==> flow/design.v <==
`timescale 1ns / 1ps
module complex_multiplier#(parameter INPUT_DATA_WIDTH = 16)
    (
        input  wire                                    i_clk,
        input  wire                                    i_rst,
        input  wire signed [INPUT_DATA_WIDTH-1:0]      i_real_h,
        input  wire signed [INPUT_DATA_WIDTH-1:0]      i_imag_h,
        input  wire signed [INPUT_DATA_WIDTH-1:0]      i_real_y,
        input  wire signed [INPUT_DATA_WIDTH-1:0]      i_imag_y,
        output reg  signed [INPUT_DATA_WIDTH*2:0]      o_real,
        output reg  signed [INPUT_DATA_WIDTH*2:0]      o_imag
    );
    reg signed [INPUT_DATA_WIDTH*2-1:0] ac;
    reg signed [INPUT_DATA_WIDTH*2-1:0] ad;
    reg signed [INPUT_DATA_WIDTH*2-1:0] cb;
    reg signed [INPUT_DATA_WIDTH*2-1:0] bd;
    always@(posedge i_clk) begin
        if(i_rst)begin
            o_real <= 0;
            o_imag <= 0;
            ac     <= 0;
            ad     <= 0;
            cb     <= 0;
            bd     <= 0;
        end         
        else begin
            ac <= i_real_h * i_real_y;
            ad <= i_real_h * i_imag_y;
            cb <= i_real_y * i_imag_h;
            bd <= i_imag_h * i_imag_y;
            o_real <= ac - bd;
            o_imag <= ad + cb;
        end
    end
endmodule
# Reports on complex_multiplier
# Module complex_multiplier before and after one edit of its RTL, step after step.
# "before" refers to lines of the RTL above, "after" to lines of the edited file.
# "diff" is "after" less "before", of the values as shown; "change_rel_pct" is that difference over "before", in percent.
# Operators: Yosys type, input widths -> output width; for muxes data width and select width s.
# Library cell names are shortened.
# Not given: n/a
dict set report design {
  design {complex_multiplier}
  clock_port {i_clk}
  library {sky130hd}
  lib_corner {tt_025C_1v80}
}

# Edit of the RTL
# Unified diff, file above to edited file.
# A script made this edit. It changes what the design does and was not meant as an optimisation.
# begin of diff
@@ -6,9 +6,11 @@
         input  wire signed [INPUT_DATA_WIDTH-1:0]      i_real_h,
         input  wire signed [INPUT_DATA_WIDTH-1:0]      i_imag_h,
-        input  wire signed [INPUT_DATA_WIDTH-1:0]      i_real_y,
+        input  wire signed [INPUT_DATA_WIDTH-1:0]      i_real_y_ext,
         input  wire signed [INPUT_DATA_WIDTH-1:0]      i_imag_y,
         output reg  signed [INPUT_DATA_WIDTH*2:0]      o_real,
         output reg  signed [INPUT_DATA_WIDTH*2:0]      o_imag
     );
+    reg signed [INPUT_DATA_WIDTH-1:0] i_real_y;
+    always @(posedge i_clk) i_real_y <= i_real_y_ext;
     reg signed [INPUT_DATA_WIDTH*2-1:0] ac;
     reg signed [INPUT_DATA_WIDTH*2-1:0] ad;
# end of diff

# Word level
# Source: Yosys, flattened and elaborated, memories not mapped. Widths are those after wreduce; folded enables and synchronous resets count as part of the registers. Registers that Yosys merges into a memory's read port (data or address) are not register bits. Print and check cells do not count. Equal cells are merged and count once.
# item before after diff change_rel_pct
set op_classes {}
lappend op_classes {add_sub_neg 2 2 0 0.00}
lappend op_classes {mul 4 4 0 0.00}
lappend op_classes {div_mod_pow 0 0 0 n/a}
lappend op_classes {cmp 0 0 0 n/a}
lappend op_classes {equal 0 0 0 n/a}
lappend op_classes {shift 0 0 0 n/a}
lappend op_classes {n_mux 0 0 0 n/a}
lappend op_classes {logic 0 0 0 n/a}
lappend op_classes {reduce_logical 0 0 0 n/a}
# operator before after diff change_rel_pct
set ops {}
lappend ops {{$mul 16x16->32} 4 4 0 0.00}
lappend ops {{$add 32x32->33} 1 1 0 0.00}
lappend ops {{$sub 32x32->33} 1 1 0 0.00}
# item before after diff change_rel_pct
set word_totals {}
lappend word_totals {register_bits 194 210 16 8.25}
lappend word_totals {latchBits 0 0 0 n/a}
lappend word_totals {ramBits 0 0 0 n/a}
lappend word_totals {rom_bits 0 0 0 n/a}
lappend word_totals {clocked_rd_ports_x_width 0 0 0 n/a}
lappend word_totals {n_memories 0 0 0 n/a}
lappend word_totals {inputBits 66 66 0 0.00}
lappend word_totals {output_inout_bits 66 66 0 0.00}

# Longest topological paths
# Depth = most cells in a row (Yosys ltp): at word level without a register or memory, in the mapped netlist without a sequential cell, where the memories' decode and read muxes count.
# item before after diff change_rel_pct
set logic_depth {}
lappend logic_depth {ltp_word 1 1 0 0.00}
lappend logic_depth {ABC_AREA 0 0 n/a n/a}
lappend logic_depth {depth_mapped 25 23 -2 -8.00}
lappend logic_depth {ltp_nobuf 24 22 -2 -8.33}

# Netlist
# Source: synth_stat.txt of the flow (Yosys; design flattened, memories mapped). It holds for the ABC_AREA given above (unset counts as 0); a run with the other value may have another netlist.
# type before after diff change_rel_pct
set types {}
lappend types {dfxtp_1 194 210 16 8.25}
lappend types {a21o_1 64 78 14 21.88}
lappend types {nand2_1 531 521 -10 -1.88}
lappend types {o21ai_1 0 10 10 n/a}
lappend types {o21bai_1 23 14 -9 -39.13}
lappend types {and2_1 514 506 -8 -1.56}
lappend types {nor2_1 244 236 -8 -3.28}
lappend types {a21oi_1 114 122 8 7.02}
lappend types {o21ai_0 76 69 -7 -9.21}
lappend types {nor3_1 50 44 -6 -12.00}
lappend types {o21ai_2 0 6 6 n/a}
lappend types {clkbuf_1 214 209 -5 -2.34}
lappend types {a211oi_1 25 20 -5 -20.00}
lappend types {or2_2 3 8 5 166.67}
lappend types {or4_1 0 5 5 n/a}
lappend types {inv_1 1204 1208 4 0.33}
lappend types {xnor2_1 104 108 4 3.85}
lappend types {nor2b_1 40 36 -4 -10.00}
# Not every row of either side is listed.
# item before after diff change_rel_pct
set mapped {}
lappend mapped {mapped_cells 5189 5207 18 0.35}
lappend mapped {yosys_area_um2 47160.2 47569.4 409.2 0.87}
lappend mapped {flip_flops 194 210 16 8.25}
lappend mapped {buffers 218 218 0 0.00}

# Timing after synthesis
# OpenSTA on the mapped netlist: ideal clock, no wires. The path of least setup slack (recovery checks aside). Input and output delay are each 20% of the period. Register names are those of the netlist, which keeps one name where synthesis merged equal registers.
# item before after diff change_rel_pct
set synth_path {}
lappend synth_path {path_type {input -> register} {input -> register} n/a n/a}
lappend synth_path {start {input i_real_h[15]} {input i_real_h[15]} n/a n/a}
lappend synth_path {end {register ad[30]} {register ac[31]} n/a n/a}
lappend synth_path {clock_period_ps 10000 10000 0 0.00}
lappend synth_path {in_delay_ps 2000 2000 0 0.00}
lappend synth_path {t_arrival_ps 7827 7926 99 1.26}
lappend synth_path {required_time_ps 9879 9870 -9 -0.09}
lappend synth_path {path_slack_ps 2053 1944 -109 n/a}
lappend synth_path {delay_ps 5948 6056 108 1.82}
lappend synth_path {driving_pins 21 21 0 0.00}
lappend synth_path {path_buffers 1 1 0 0.00}
lappend synth_path {synth_period_reached_ps 7947 8056 109 1.37}
# "delay_ps" = arrival - input delay + setup time.
# "driving_pins" counts driving pins, that of a launching flip-flop among them; a cell with two outputs on the path counts twice.
# "synth_period_reached_ps" is the clock period less the worst setup slack; recovery checks do not enter. This is arithmetic on one report: input and output delays are still those of the set period (20% each).
# Between the ends stands the longest chain of elaborated cells between them, by number of cells; it is not shown to be the way that was timed. Of several equally long chains one is given.
# A line is the first line of the expression or statement that the cell stems from. Yosys adds cells for indexed reads and writes and turns some case tables into memories.
dict set report synth_between_before {
  path_cell_list {clkbuf_1 nand2_1 inv_1 fa_1 fa_1 fa_1 fa_1 fa_1 inv_1 fa_1 inv_1 ha_1 a21o_1 a21o_1 a21o_1 a221o_1 a311o_1 a21oi_1 nor2_1 o41ai_1 mux2_2}
  elab_chain_len 1
  cone_cells 1
  lines_between 1
}
# item line
set synth_lines_before {}
lappend synth_lines_before {{start: declaration} 6} ;# input  wire signed [INPUT_DATA_WIDTH-1:0]      i_real_h,
lappend synth_lines_before {{$mul 16x16->32} 28} ;# ad <= i_real_h * i_imag_y;
lappend synth_lines_before {{end: assignment} 22} ;# ad     <= 0;
lappend synth_lines_before {{end: assignment} 28}
lappend synth_lines_before {{end: declaration} 14} ;# reg signed [INPUT_DATA_WIDTH*2-1:0] ad;
dict set report synth_between_after {
  path_cell_list {clkbuf_1 nand2_1 inv_1 fa_1 fa_1 fa_1 fa_1 fa_1 inv_1 fa_1 inv_1 ha_1 a21o_1 a221o_1 and3_1 a21oi_1 inv_1 a211o_1 a2111oi_2 o21a_1 nor3_2}
  elab_chain_len 1
  cone_cells 1
  lines_between 1
}
# item line
set synth_lines_after {}
lappend synth_lines_after {{start: declaration} 6} ;# input  wire signed [INPUT_DATA_WIDTH-1:0]      i_real_h,
lappend synth_lines_after {{$mul 16x16->32} 29} ;# ac <= i_real_h * i_real_y;
lappend synth_lines_after {{end: assignment} 23} ;# ac     <= 0;
lappend synth_lines_after {{end: assignment} 29}
lappend synth_lines_after {{end: declaration} 15} ;# reg signed [INPUT_DATA_WIDTH*2-1:0] ac;

# Path in the finished layout
# Path of least setup slack in the final report of the runs of pair A (OpenROAD, finished layout, wires in). Where an end is a register, its clock arrival counts in the times.
# The report prints the path's times to 10 ps; the period is as set.
# item before after diff change_rel_pct
set layout_path {}
lappend layout_path {path_type {input -> register} {input -> register} n/a n/a}
lappend layout_path {start {input i_imag_y[7]} {input i_imag_y[8]} n/a n/a}
lappend layout_path {end {register bd[27]} {register ad[20]} n/a n/a}
lappend layout_path {clock_period_ps 10000 10000 0 0.00}
lappend layout_path {in_delay_ps 2000 2000 0 0.00}
lappend layout_path {t_arrival_ps 9310 9240 -70 -0.75}
lappend layout_path {required_time_ps 10390 10550 160 1.54}
lappend layout_path {path_slack_ps 1080 1310 230 n/a}
lappend layout_path {driving_pins 21 23 2 9.52}
lappend layout_path {path_buffers 2 3 1 50.00}
# Between the ends stands the longest chain of elaborated cells between them, by number of cells; it is not shown to be the way that was timed. Of several equally long chains one is given.
dict set report layout_between_before {
  path_cell_list {clkdlybuf4s50_1 buf_4 nand2_1 fa_1 inv_1 fa_1 fa_1 fa_1 fa_1 inv_1 fa_1 inv_1 ha_1 a21o_1 a21o_1 a21o_1 or3b_2 o221ai_1 o21ai_0 a21oi_1 mux2_2}
  elab_chain_len 1
  cone_cells 1
  lines_between 1
}
# item line
set layout_lines_before {}
lappend layout_lines_before {{start: declaration} 9} ;# input  wire signed [INPUT_DATA_WIDTH-1:0]      i_imag_y,
lappend layout_lines_before {{$mul 16x16->32} 30} ;# bd <= i_imag_h * i_imag_y;
lappend layout_lines_before {{end: assignment} 24} ;# bd     <= 0;
lappend layout_lines_before {{end: assignment} 30}
lappend layout_lines_before {{end: declaration} 16} ;# reg signed [INPUT_DATA_WIDTH*2-1:0] bd;
dict set report layout_between_after {
  path_cell_list {clkdlybuf4s50_1 buf_4 nand2_1 fa_1 inv_1 fa_1 fa_1 fa_1 fa_1 inv_1 fa_1 inv_1 ha_1 nand4_1 o31ai_1 a21o_1 a21oi_1 nor2b_1 o21a_1 o21a_1 o21ai_0 a2111oi_1 buf_4}
  elab_chain_len 1
  cone_cells 1
  lines_between 1
}
# item line
set layout_lines_after {}
lappend layout_lines_after {{start: declaration} 9} ;# input  wire signed [INPUT_DATA_WIDTH-1:0]      i_imag_y,
lappend layout_lines_after {{$mul 16x16->32} 30} ;# ad <= i_real_h * i_imag_y;
lappend layout_lines_after {{end: assignment} 24} ;# ad     <= 0;
lappend layout_lines_after {{end: assignment} 30}
lappend layout_lines_after {{end: declaration} 16} ;# reg signed [INPUT_DATA_WIDTH*2-1:0] ad;

# Layout results
# Both versions went through the flow (Yosys, OpenROAD) with the same settings in each pair. Constraints: input delay and output delay 20% of the set period each, output load 0.01 pF.
dict set report settings_pair_A {
  CORE_UTILIZATION 40
  period_ns 10.0
  CAP_MARGIN 20
  CORE_MARGIN 2
  SLEW_MARGIN 20
}
# item before after diff change_rel_pct
set measured_pair_A {}
lappend measured_pair_A {synthArea_um2 47160.2 47569.4 409.2 0.87}
lappend measured_pair_A {design.die.area_um2 120662.0 121696.0 1034.0 0.86}
lappend measured_pair_A {post_route_stdcell_area_um2 51147.8 51800.9 653.1 1.28}
lappend measured_pair_A {finish.utilization_pct 43.9 43.9 0.0 n/a}
lappend measured_pair_A {fin_ws_ps 1082 1307 225 n/a}
lappend measured_pair_A {final_setup_tns_ps 0 0 0 n/a}
lappend measured_pair_A {holdWs_ps 554 523 -31 n/a}
lappend measured_pair_A {achieved_period_ps 8918 8693 -225 -2.52}
dict set report settings_pair_B {
  CAP_MARGIN 0
  CELL_PAD_IN_SITES_DETAIL_PLACEMENT 0
  CORE_ASPECT_RATIO 0.54
  CORE_MARGIN 2
  CORE_UTILIZATION 41
  PLACE_DENSITY_LB_ADDON 0.3
  SETUP_SLACK_MARGIN 3.34
  SLEW_MARGIN 15
  period_ns 14.7
}
# item before after diff change_rel_pct
set measured_pair_B {}
lappend measured_pair_B {synthArea_um2 47160.2 47569.4 409.2 0.87}
lappend measured_pair_B {design.die.area_um2 117884.0 118894.0 1010.0 0.86}
lappend measured_pair_B {post_route_stdcell_area_um2 50711.1 51160.3 449.2 0.89}
lappend measured_pair_B {finish.utilization_pct 44.4 44.6 0.2 n/a}
lappend measured_pair_B {fin_ws_ps 4846 4907 61 n/a}
lappend measured_pair_B {final_setup_tns_ps 0 0 0 n/a}
lappend measured_pair_B {holdWs_ps 512 499 -13 n/a}
lappend measured_pair_B {achieved_period_ps 9854 9793 -61 -0.62}
# By "achieved_period_ps" is meant the clock period of the run minus its worst setup slack. This is arithmetic on one report: input and output delays are still those of the set period (20% each).
